==> flow/design.v <==
module adc_mul                   
(
    input  logic         clk_i,                                                
    input  logic         rst_i,                                                
    input  logic [11:0]  x_i,                                                  
    input  logic [11:0]  y_i,                                                  
    input  logic [11:0]  z_i,                                                  
    output logic [11:0]  fp_o                                                  
); 
    logic [31:0]    x_fp;                                                        
    logic [31:0]    y_fp;                                                        
    logic [31:0]    z_fp;                                                        
    logic [31:0]    mul_o_fp;                                                    
    logic [31:0]    div_o_fp;                                                    
    logic [31:0]    x_ffp;                                                       
    fixed_to_float converter1 (	
								.clk_i	    (clk_i) ,
								.rst_i	    (rst_i) ,
                                .fixed_in   (x_i)  ,
                                .float_out  (x_fp)  
                               );    
    fixed_to_float converter2 (
	 							.clk_i	    (clk_i) ,
								.rst_i	    (rst_i) ,
                                .fixed_in   (y_i)   ,
                                .float_out  (y_fp)  
                              );
    fixed_to_float converter3 (
	 							.clk_i      (clk_i) ,
								.rst_i		(rst_i) ,
                                .fixed_in   (z_i)   ,
                                .float_out  (z_fp)  
                              );
    qdiv_f div1 (
		.clk_i		    (clk_i)		    ,
		.rst_i			(rst_i)		    ,
        .a_i            (y_fp)          ,
        .b_i            (z_fp)          ,
        .result_o       (div_o_fp)
    );
    always_ff @( posedge clk_i or posedge rst_i ) begin 
        if(rst_i)begin
            x_ffp <= '0;
        end
        else  begin
            x_ffp <= x_fp;
        end
    end    
    qmul_f mul1 (
		.clk_i 	    	(clk_i)			,
		.rst_i   		(rst_i)		    ,
        .a_i            (x_ffp)         ,
        .b_i            (div_o_fp)      ,
        .result_o       (mul_o_fp)
    );
    float_to_fixed converter4 (	
								.clk_i 		    (clk_i)		     ,
								.rst_i			(rst_i)			 ,
                                .float_input    (mul_o_fp)       ,
                                .fixed_out      (fp_o)
                              );
endmodule
module fixed_to_float ( 
                            input  logic        clk_i       ,
                            input  logic        rst_i       ,
                            input  logic [11:0] fixed_in    ,                                    
                            output logic [31:0] float_out                                        
                      );
    logic [7:0]  exponent;                                                                       
    logic [22:0] mantissa;                                                                       
    logic [11:0] temp_fixed;                                                                     
    logic [4:0]  leading_zeros;                                                                  
    always_comb begin
        temp_fixed = 12'b0;         
        leading_zeros = 5'b0;
        exponent = 8'b0;
        mantissa = 23'b0;
        if (fixed_in == 12'b0) begin
            leading_zeros = 5'd12;                                                                 
        end else begin
    if (fixed_in[11:6] != 6'b000000) begin
        if (fixed_in[11:9] != 3'b000)
            leading_zeros = (fixed_in[11]) ? 5'd0 : (fixed_in[10]) ? 5'd1 : 5'd2;
        else
            leading_zeros = (fixed_in[8]) ? 5'd3 : (fixed_in[7]) ? 5'd4 : 5'd5;
    end else begin
        if (fixed_in[5:3] != 3'b000)
            leading_zeros = (fixed_in[5]) ? 5'd6 : (fixed_in[4]) ? 5'd7 : 5'd8;
        else
            leading_zeros = (fixed_in[2]) ? 5'd9 : (fixed_in[1]) ? 5'd10 : 5'd11;
    end
        end
        if (fixed_in != 0) begin
            exponent = 8'd127 + (5'd11 - leading_zeros);
            temp_fixed = fixed_in << leading_zeros;                                            
            mantissa = temp_fixed[10:0] << 23'd12;    
        end
    end
    always_ff @( posedge clk_i or posedge rst_i ) begin 
        if  (rst_i) begin
            float_out <= 32'b0;
        end
        else  begin
            float_out <=  {1'b0, exponent, mantissa};                                                   
        end
    end
endmodule
 module qdiv_f #(
    parameter I = 9,
    parameter F = 23,
    parameter bias = 8'd127
)
(
    input  logic             clk_i,
    input  logic             rst_i,
    input  logic [(I+F-1):0] a_i,                                                
    input  logic [(I+F-1):0] b_i,                                                
    output logic [(I+F-1):0] result_o                                            
);
    logic                 sign_a;
    logic   [(I-2):0]     exp_a;
    logic   [(F-1):0]     mant_a;
    logic   [F:0]         mant_a_extended;
    logic                 sign_b;
    logic   [(I-2):0]     exp_b;
    logic   [(F-1):0]     mant_b;
    logic   [F:0]         mant_b_extended;
    logic                 result_sign;
    logic   [(I-2):0]     exp_diff;
    logic   [(2*F)+1:0]   mant_quotient;                                         
    logic   [(F-1):0]     result_mant;
    logic   [(I-2):0]     result_exp;
    logic   [(I+F-1):0]   result;
    logic   [(I+F-1):0] zero_result, infinity_result, NaN;
    assign zero_result     = {result_sign, 31'b0};                               
    assign infinity_result = {result_sign, 8'b11111111, 23'b0};                  
    assign NaN             = 32'h7FC00000;                                       
    assign sign_a          = a_i[(I+F-1)];
    assign exp_a           = a_i[(I+F-2):F];
    assign mant_a          = a_i[(F-1):0];
    assign mant_a_extended = (exp_a == 0) ? {1'b0, mant_a} : {1'b1, mant_a};
    assign sign_b          = b_i[(I+F-1)];
    assign exp_b           = b_i[(I+F-2):F];
    assign mant_b          = b_i[(F-1):0];
    assign mant_b_extended = (exp_b == 0) ? {1'b0, mant_b} : {1'b1, mant_b};
    assign result_sign = sign_a ^ sign_b;
    always_comb begin
        exp_diff = '0;
        mant_quotient = '0;                                        
        result_mant = '0;
        result_exp = '0;
        if (exp_a == 0 && mant_a == 0 && exp_b == 0 && mant_b == 0) begin
            result = NaN;
        end else if (exp_a == 0 && mant_a == 0) begin
            result = zero_result;
        end else if (exp_b == 0 && mant_b == 0) begin
            result = infinity_result;
        end else if (exp_a == 8'b11111111 || exp_b == 8'b11111111) begin
            if (exp_a == 8'b11111111 && exp_b == 8'b11111111) begin
                result = NaN;                                                    
            end else begin
                result = infinity_result;                                        
            end
        end else begin
            exp_diff = exp_a - exp_b + bias;
            mant_quotient = {mant_a_extended, {(F+1){1'b0}}} / mant_b_extended;    
            if (mant_quotient[F+1]) begin
                result_mant = mant_quotient[F:1];                                
                result_exp = exp_diff;                                           
            end else begin
                result_mant = mant_quotient[F-1:0];                              
                result_exp = exp_diff - 8'd1;                                    
            end
            if (result_exp >= 8'b11111111) begin         
                result = infinity_result;                                        
            end else if (result_exp <= 0) begin     
                result = zero_result;                                            
            end else begin
                result = {result_sign, result_exp, result_mant};                 
            end
        end
    end
    always_ff @( posedge clk_i or posedge rst_i ) begin 
        if (rst_i) begin
            result_o    <=   '0;            
        end
        else begin
            result_o    <=   result;
        end
    end
endmodule
module qmul_f #(
    parameter I     = 9,                                                                                            
    parameter F     = 23,                                                                                           
    parameter bias  = 8'd127                                                                                           
)(
    input  logic             clk_i,                                                                                 
    input  logic             rst_i,
    input  logic [(I+F-1):0] a_i,                                                                                   
    input  logic [(I+F-1):0] b_i,                                                                                   
    output logic [(I+F-1):0] result_o                                                                               
);
    logic sign_a;
    logic [(I-2):0] exp_a;
    logic [(F-1):0] mant_a;
    logic [F:0]     mant_a_extended;
    logic sign_b;
    logic [(I-2):0] exp_b;
    logic [(F-1):0] mant_b;
    logic [F:0]     mant_b_extended;
    logic               result_sign;
    logic [(I-2):0]     exp_sum;                                                                                     
    logic [(F*2)+1:0]   mant_product;                                                                                
    logic [(F-1):0]     result_mant;
    logic [(I-2):0]     result_exp;
    logic [(I+F-1):0]   result;
    logic [(I+F-1):0] zero_result, infinity_result, NaN;
    assign zero_result     = {1'b0, {(I+F-1){1'b0}}};                                                                
    assign infinity_result = {1'b0, 8'b11111111, {F{1'b0}}};                                                        
    assign NaN             = {1'b0, 8'b11111111, 23'b10000000};                                                      
    assign sign_a          = a_i[(I+F-1)];
    assign exp_a           = a_i[(I+F-2):F];
    assign mant_a          = a_i[(F-1):0];
    assign mant_a_extended = (exp_a == 0) ? {1'b0, mant_a} : {1'b1, mant_a};                                         
    assign sign_b          = b_i[(I+F-1)];
    assign exp_b           = b_i[(I+F-2):F];
    assign mant_b          = b_i[(F-1):0];
    assign mant_b_extended = (exp_b == 0) ? {1'b0, mant_b} : {1'b1, mant_b};                                         
    assign result_sign = sign_a ^ sign_b;
    always_comb begin
        exp_sum = '0;
        mant_product = '0;
        result_mant = '0;
        result_exp = '0;
        if ((exp_a == 0 && mant_a == 0) || (exp_b == 0 && mant_b == 0)) begin
            result = zero_result;                                                                                    
        end 
        else if ((exp_a == 8'b11111111 && mant_a == 0) || (exp_b == 8'b11111111 && mant_b == 0)) begin
            result = infinity_result;                                                                                
        end 
        else if ((exp_a == 8'b11111111 && mant_a != 0) || (exp_b == 8'b11111111 && mant_b != 0)) begin
            result = NaN;                                                                                            
        end 
        else begin
            exp_sum = exp_a + exp_b - bias;
            mant_product = mant_a_extended * mant_b_extended;
            if (mant_product[(2*F) + 1]) begin
                result_mant = mant_product[(2*F):(F+1)];                                                               
                result_exp = exp_sum + 8'd1;                                                                            
            end 
            else begin
                result_mant = mant_product[(2*F)-1:F];                                                               
                result_exp = exp_sum;                                                                                
            end
            if (result_exp >= 8'b11111111) begin
                result = infinity_result;                                                                            
            end 
            else if (result_exp <= 0) begin
                result = zero_result;                                                                                
            end 
            else begin
                result = {result_sign, result_exp, result_mant};                                                     
            end
        end
    end
    always_ff @( posedge clk_i or posedge rst_i ) begin
        if (rst_i) 
            result_o    <=   '0;
        else
            result_o    <=   result;
    end 
endmodule
module float_to_fixed
(
    input   logic        clk_i,
    input   logic        rst_i,
    input   logic [31:0] float_input,                                                                         
    output  logic [11:0] fixed_out                                                                            
);
    logic        sign;
    logic [7:0]  exponent;
    logic [23:0] mantissa;
    logic [23:0] temp_fixed;                                                                                  
    logic [7:0]  exponent_bias;                                                                               
    logic [8:0]  actual_exponent;
    logic [11:0] fixed_output;
    always_comb begin
        actual_exponent = 9'b0;
        exponent_bias = 8'd127;
        sign        = float_input[31];                                                                      
        exponent    = float_input[30:23];
        mantissa    = {1'b1, float_input[22:0]};                                                              
        temp_fixed  = 24'b0;
        if (exponent < exponent_bias) begin
            fixed_output = 12'b0;
        end else if (exponent == 8'hFF) begin
            fixed_output = (float_input[22:0] == 23'b0) ? 12'b111111111111 : 12'b000000000000;                        
        end else begin
            actual_exponent = exponent - exponent_bias;
            if (actual_exponent < 0 && sign == 1'b1 ) begin                                                                   
                fixed_output = 12'b0;                                                                        
            end else if (actual_exponent >= 12) begin                                                        
                fixed_output    = 12'b111111111111;                                                             
            end else begin                                                                                   
                temp_fixed = mantissa >> (9'd23 - actual_exponent);                                          
                fixed_output = temp_fixed[11:0];                                                             
            end
        end
    end
    always_ff @( posedge clk_i or posedge rst_i ) begin
        if (rst_i) begin
            fixed_out     <=   12'b0;
        end
        else begin
            fixed_out     <=   fixed_output;
        end        
    end
endmodule
-- Tool chain data of adc_mul
Tool output for the design above, in the order of the flow.
Line numbers count from 1 in the design file above.
Operators: Yosys type, input widths -> output width; for muxes data width and select width s.
Library cell names are shortened.
Not given: n/a
- design top: adc_mul
- clock: clk_i
- standard-cell library: sky130hd
- library corner: tt_025C_1v80

-- Word-level counts
Counts by Yosys on the flattened word-level netlist (proc, flatten, opt, wreduce; memories kept). Register bits leave out memories and registers merged into their read ports (data or address); mux counts leave out enables and synchronous resets folded into registers. Print and check cells are left out. Cells with the same type and inputs are merged into one.
- register bits: 200
- noted $add $sub $neg: 14
- noted multiply operators: 1
- noted divide/modulo/power cells: 1
- magnitude comparators at 7
- equal/unequal tests at 5
- shift-type cells at 4
- muxes and demuxes at 74
- reduce/logical cells at 42
- operators by type and width (operator ; number):
    $mul 24x24->48 ; 1
    $div 48x24->48 ; 1
    $mux 32 ; 10
    $mux 23 ; 6
    $mux 5 ; 24
    $logic_not 23->1 ; 5
    $mux 8 ; 12
    $mux 24 ; 4
    $mux 12 ; 5
    $reduce_bool 23->1 ; 2
    $eq 8x8->1 const B ; 5
    $shl 12x5->11 ; 3
    $logic_not 12->1 ; 3
    $reduce_bool 12->1 ; 3
    $logic_not 8->1 ; 4
    $mux 31 ; 1
    $shr 24x9->12 ; 1
    $add 7x8->8 const A ; 3
    $reduce_bool 3->1 ; 6
    $sub 4x5->6 const A ; 3
    $reduce_bool 6->1 ; 3
    $le 8x1->1 const B ; 2
    $ge 8x8->1 const B ; 2
    $logic_and 1x1->1 ; 12
    $mux 4 ; 3
    $sub 5x9->9 const A ; 1
    $sub 8x7->9 const B ; 1
    $lt 9x1->1 const B ; 1
Other operator kinds: 11; their cells: 21.

-- Depth
Depth = most cells in a row (Yosys ltp): at word level without a register or memory, in the mapped netlist without a sequential cell, where the memories' decode and read muxes count.
- depth in word-level cells at 15
- ABC_AREA at 0
- mapped depth: 575
- noted gate-level depth less buffers: 520

-- After synthesis
Yosys stat after the flow's synthesis: flattened, memories mapped to cells. It holds for the ABC_AREA given above (unset counts as 0); a run with the other value may have another netlist.
Totals and module areas in this step are rounded.
- cells in the netlist at 6465
- cell area after synthesis: 49700 um2
- noted sequential area: 3650 um2
- flip-flops: 146
- cells by type (type ; number ; area in all (um2)):
    ha_1 ; 542 ; 6.78E+03
    fa_1 ; 223 ; 4.46E+03
    dfrtp_1 ; 146 ; 3.65E+03
    nor2_1 ; 592 ; 2.22E+03
    nand2_1 ; 567 ; 2.13E+03
    a21oi_1 ; 410 ; 2.05E+03
    xnor2_1 ; 211 ; 1.85E+03
    o21ai_0 ; 309 ; 1.55E+03
    inv_1 ; 401 ; 1.51E+03
    o21a_1 ; 177 ; 1.33E+03
    a21o_1 ; 166 ; 1.25E+03
    nor3_1 ; 230 ; 1.15E+03
    xor2_1 ; 126 ; 1.1E+03
    and2_1 ; 172 ; 1.08E+03
    mux2i_1 ; 100 ; 1000.96
    nand3_1 ; 183 ; 915.878
    mux2_2 ; 79 ; 889.603
    nand2b_1 ; 97 ; 606.832
Other cell types: 168; their cells: 1734.
The figures by module come from a second, unflattened synthesis with its own total; it is not the netlist above.
- cells (unflattened synthesis): 11989
- area (unflattened synthesis): 87700 um2
Rows give one instance, submodules left out.
- modules (module ; times used ; cells ; area (um2)):
    qdiv_f ; 1 ; 8962 ; 60400
    qmul_f ; 1 ; 2331 ; 20400
    fixed_to_float ; 3 ; 149 ; 1340
    float_to_fixed ; 1 ; 216 ; 2100
    adc_mul ; 1 ; 33 ; 805

-- Worst setup path after synthesis
Path of least setup slack by OpenSTA after synthesis, without wires, with an ideal clock, recovery checks aside; 20% of the period is set as input and as output delay. Where synthesis merged equal registers, the netlist keeps one of their names.
- path kind: register to register
- start point: register converter3.float_out[12]
- end point: register div1.result_o[0]
- clock period at 95000 ps
- setup time: 124 ps
- arrival: 100466 ps
- setup slack: -5589 ps
- path delay: 100590 ps
- stages on the path at 552
- path buffers at 59
- synthesis period reached: 100589 ps
"path delay" is the arrival time less input delay plus setup time.
"stages on the path": output pins that drive a net of the path, with the launching flip-flop's if there is one; two outputs of one cell count as two.
"synthesis period reached" is the clock period less the worst setup slack; recovery checks do not enter. This is arithmetic on one report: input and output delays are still those of the set period (20% each).
The rows between start and end are the longest chain of elaborated cells between them; the timing report does not say that the signal goes this way. Where chains are equally long, one stands for them.
A line is the first line of the expression or statement that the cell stems from. Yosys adds cells for indexed reads and writes and turns some case tables into memories.
- cells stage by stage: dfrtp_1 clkbuf_1 clkinv_1 clkbuf_1 clkbuf_1 clkbuf_1 ha_1 a21oi_1 ha_1 o21a_1 a211oi_1 o22a_1 ha_1 a21oi_1 a21oi_1 nand2_1 mux2_2 ha_1 [516 not listed] o21ai_0 or2b_2 nor2_1 and3_4 nand4_1 buf_6 mux2_1 ha_1 a21o_1 a21o_1 a211oi_1 o21ai_0 nor4_1 nand3_1 nor4_1 o2111ai_1 a2111o_1 o31a_1
- length of the longest elaborated chain: 14
- noted elaborated cells between the ends (all ways): 19
- ends and longest elaborated chain, after synthesis (element ; line ; RTL):
    from (decl) ; 67 ; output logic [31:0] float_out
    from (assign) ; 101 ; float_out <= 32'b0;
    from (assign) ; 104 ; float_out <=  {1'b0, exponent, mantissa};
    $mux 24 ; 145 ; assign mant_b_extended = (exp_b == 0) ? {1'b0, mant_b} : {1'b1, mant_b};
    $div 48x24->48 ; 166 ; mant_quotient = {mant_a_extended, {(F+1){1'b0}}} / mant_b_extended;
    $mux 8 ; 167 ; if (mant_quotient[F+1]) begin
    $mux 8 ; 158 ; end else if (exp_a == 8'b11111111 || exp_b == 8'b11111111) begin
    $mux 8 ; 156 ; end else if (exp_b == 0 && mant_b == 0) begin
    $mux 8 ; 154 ; end else if (exp_a == 0 && mant_a == 0) begin
    $mux 8 ; 152 ; if (exp_a == 0 && mant_a == 0 && exp_b == 0 && mant_b == 0) begin
    $le 8x1->1 ; 176 ; end else if (result_exp <= 0) begin
    $mux 31 ; 176 ;
    $mux 32 ; 174 ; if (result_exp >= 8'b11111111) begin
    $mux 32 ; 158 ;
    $mux 32 ; 156 ;
    $mux 32 ; 154 ;
    $mux 32 ; 152 ;
    to (assign) ; 185 ; result_o    <=   '0;
    to (assign) ; 188 ; result_o    <=   result;
    to (decl) ; 118 ; output logic [(I+F-1):0] result_o

-- Timing after layout
From the final timing report of flow run B: the path of least setup slack in the routed layout; clock arrival at registers is part of the times.
The report prints the path's times to 10 ps; the period is as set.
- path kind: register to register
- start point: register converter3.float_out[19]
- end point: register div1.result_o[0]
- clock period at 91800 ps
- setup time: 120 ps
- arrival: 91000 ps
- setup slack: 1140 ps
- stages on the path at 502
- path buffers at 17
The rows between start and end are the longest chain of elaborated cells between them; the timing report does not say that the signal goes this way. Where chains are equally long, one stands for them.
- cells stage by stage: dfrtp_1 or4_4 nor3_4 nand2_1 nor2_1 a21oi_1 a21oi_1 ha_1 nor3_1 a211oi_1 o22a_1 ha_1 o211ai_1 a21oi_2 nand2_1 mux2_2 ha_2 or3_1 [466 not listed] o21ai_1 or2b_4 nor2_4 and3_4 nand4_1 buf_4 mux2_1 ha_1 a21o_1 a21o_1 a211oi_1 o21ai_1 nor4_1 nand3_1 nor4_2 o2111ai_1 a2111o_1 o31a_1
- length of the longest elaborated chain: 14
- noted elaborated cells between the ends (all ways): 19
- ends and longest elaborated chain, post-layout (element ; line ; RTL):
    from (decl) ; 67 ; output logic [31:0] float_out
    from (assign) ; 101 ; float_out <= 32'b0;
    from (assign) ; 104 ; float_out <=  {1'b0, exponent, mantissa};
    $mux 24 ; 145 ; assign mant_b_extended = (exp_b == 0) ? {1'b0, mant_b} : {1'b1, mant_b};
    $div 48x24->48 ; 166 ; mant_quotient = {mant_a_extended, {(F+1){1'b0}}} / mant_b_extended;
    $mux 8 ; 167 ; if (mant_quotient[F+1]) begin
    $mux 8 ; 158 ; end else if (exp_a == 8'b11111111 || exp_b == 8'b11111111) begin
    $mux 8 ; 156 ; end else if (exp_b == 0 && mant_b == 0) begin
    $mux 8 ; 154 ; end else if (exp_a == 0 && mant_a == 0) begin
    $mux 8 ; 152 ; if (exp_a == 0 && mant_a == 0 && exp_b == 0 && mant_b == 0) begin
    $le 8x1->1 ; 176 ; end else if (result_exp <= 0) begin
    $mux 31 ; 176 ;
    $mux 32 ; 174 ; if (result_exp >= 8'b11111111) begin
    $mux 32 ; 158 ;
    $mux 32 ; 156 ;
    $mux 32 ; 154 ;
    $mux 32 ; 152 ;
    to (assign) ; 185 ; result_o    <=   '0;
    to (assign) ; 188 ; result_o    <=   result;
    to (decl) ; 118 ; output logic [(I+F-1):0] result_o

Subject: adc_mul on sky130hd, stored results

Hello all,

Below are 4 stored runs of the flow (Yosys, OpenROAD; platform sky130hd) on adc_mul, each with its settings and what was measured, unordered. Constraints: input delay and output delay 20% of the set period each, output load 0.01 pF.
"critical setup path time": the worst setup path's part of the clock period (all of it between registers, 20% less for each end at a port) less its slack. A launch clock that arrives late makes it longer, a capture clock that arrives late makes it shorter.
"critical setup path time" is given in steps of 10 ps.
The measured numbers are rounded.

Flow run A
Settings were ABC_AREA = 1; CAP_MARGIN = 25; CELL_PAD_IN_SITES_DETAIL_PLACEMENT = 0; CELL_PAD_IN_SITES_GLOBAL_PLACEMENT = 2; CORE_ASPECT_RATIO = 1.48; CORE_MARGIN = 5; CORE_UTILIZATION = 55; CTS_CLUSTER_SIZE = 61; GPL_ROUTABILITY_DRIVEN = 1; GPL_TIMING_DRIVEN = 0; HOLD_SLACK_MARGIN = -0.06; MIN_ROUTING_LAYER = met2; PLACE_DENSITY_LB_ADDON = 0.12; SETUP_SLACK_MARGIN = 5.0; SLEW_MARGIN = 0; period_ns = 140.0
- did not finish, placement stopped with FLW-0024

Flow run B
Settings were CORE_UTILIZATION = 40; SETUP_SLACK_MARGIN = -0.5; period_ns = 91.8; CAP_MARGIN = 20; CORE_MARGIN = 2; SLEW_MARGIN = 20
- area of the standard cells in the finished layout: 55200 um2
- noted the die size: 127000 um2
- total negative slack at 0 ps
- synthesis area at 49700 um2
- smallest setup slack at 1140 ps
- critical setup path time: 90660 ps
- critical path type: register to register
- post-layout utilization: 44.7%

Flow run C
Settings were CELL_PAD_IN_SITES_GLOBAL_PLACEMENT = 1; CORE_UTILIZATION = 16; CTS_CLUSTER_DIAMETER = 230; GPL_TIMING_DRIVEN = 1; MIN_ROUTING_LAYER = met2; PLACE_DENSITY_LB_ADDON = 0.19; period_ns = 69.4; CAP_MARGIN = 20; CORE_MARGIN = 2; SLEW_MARGIN = 20
- post-layout utilization: 24.9%
- critical setup path time: 87890 ps
- critical path type: register to register
- smallest setup slack at -18500 ps
- noted the die size: 315000 um2
- total negative slack at -68500 ps
- area of the standard cells in the finished layout: 77100 um2
- synthesis area at 49700 um2

Flow run D
Settings were ABC_AREA = 0; CELL_PAD_IN_SITES_DETAIL_PLACEMENT = 1; CORE_UTILIZATION = 18; CTS_CLUSTER_DIAMETER = 127; CTS_CLUSTER_SIZE = 16; GPL_ROUTABILITY_DRIVEN = 0; HOLD_SLACK_MARGIN = 0.27; MAX_ROUTING_LAYER = met4; MIN_ROUTING_LAYER = met2; PLACE_DENSITY_LB_ADDON = 0.27; TNS_END_PERCENT = 30; period_ns = 144.0; CAP_MARGIN = 20; CORE_MARGIN = 2; SLEW_MARGIN = 20
- noted the die size: 280000 um2
- synthesis area at 49700 um2
- smallest setup slack at 29200 ps
- area of the standard cells in the finished layout: 54600 um2
- post-layout utilization: 19.9%
- critical setup path time: 114830 ps
- critical path type: register to register
- total negative slack at 0 ps

Thanks
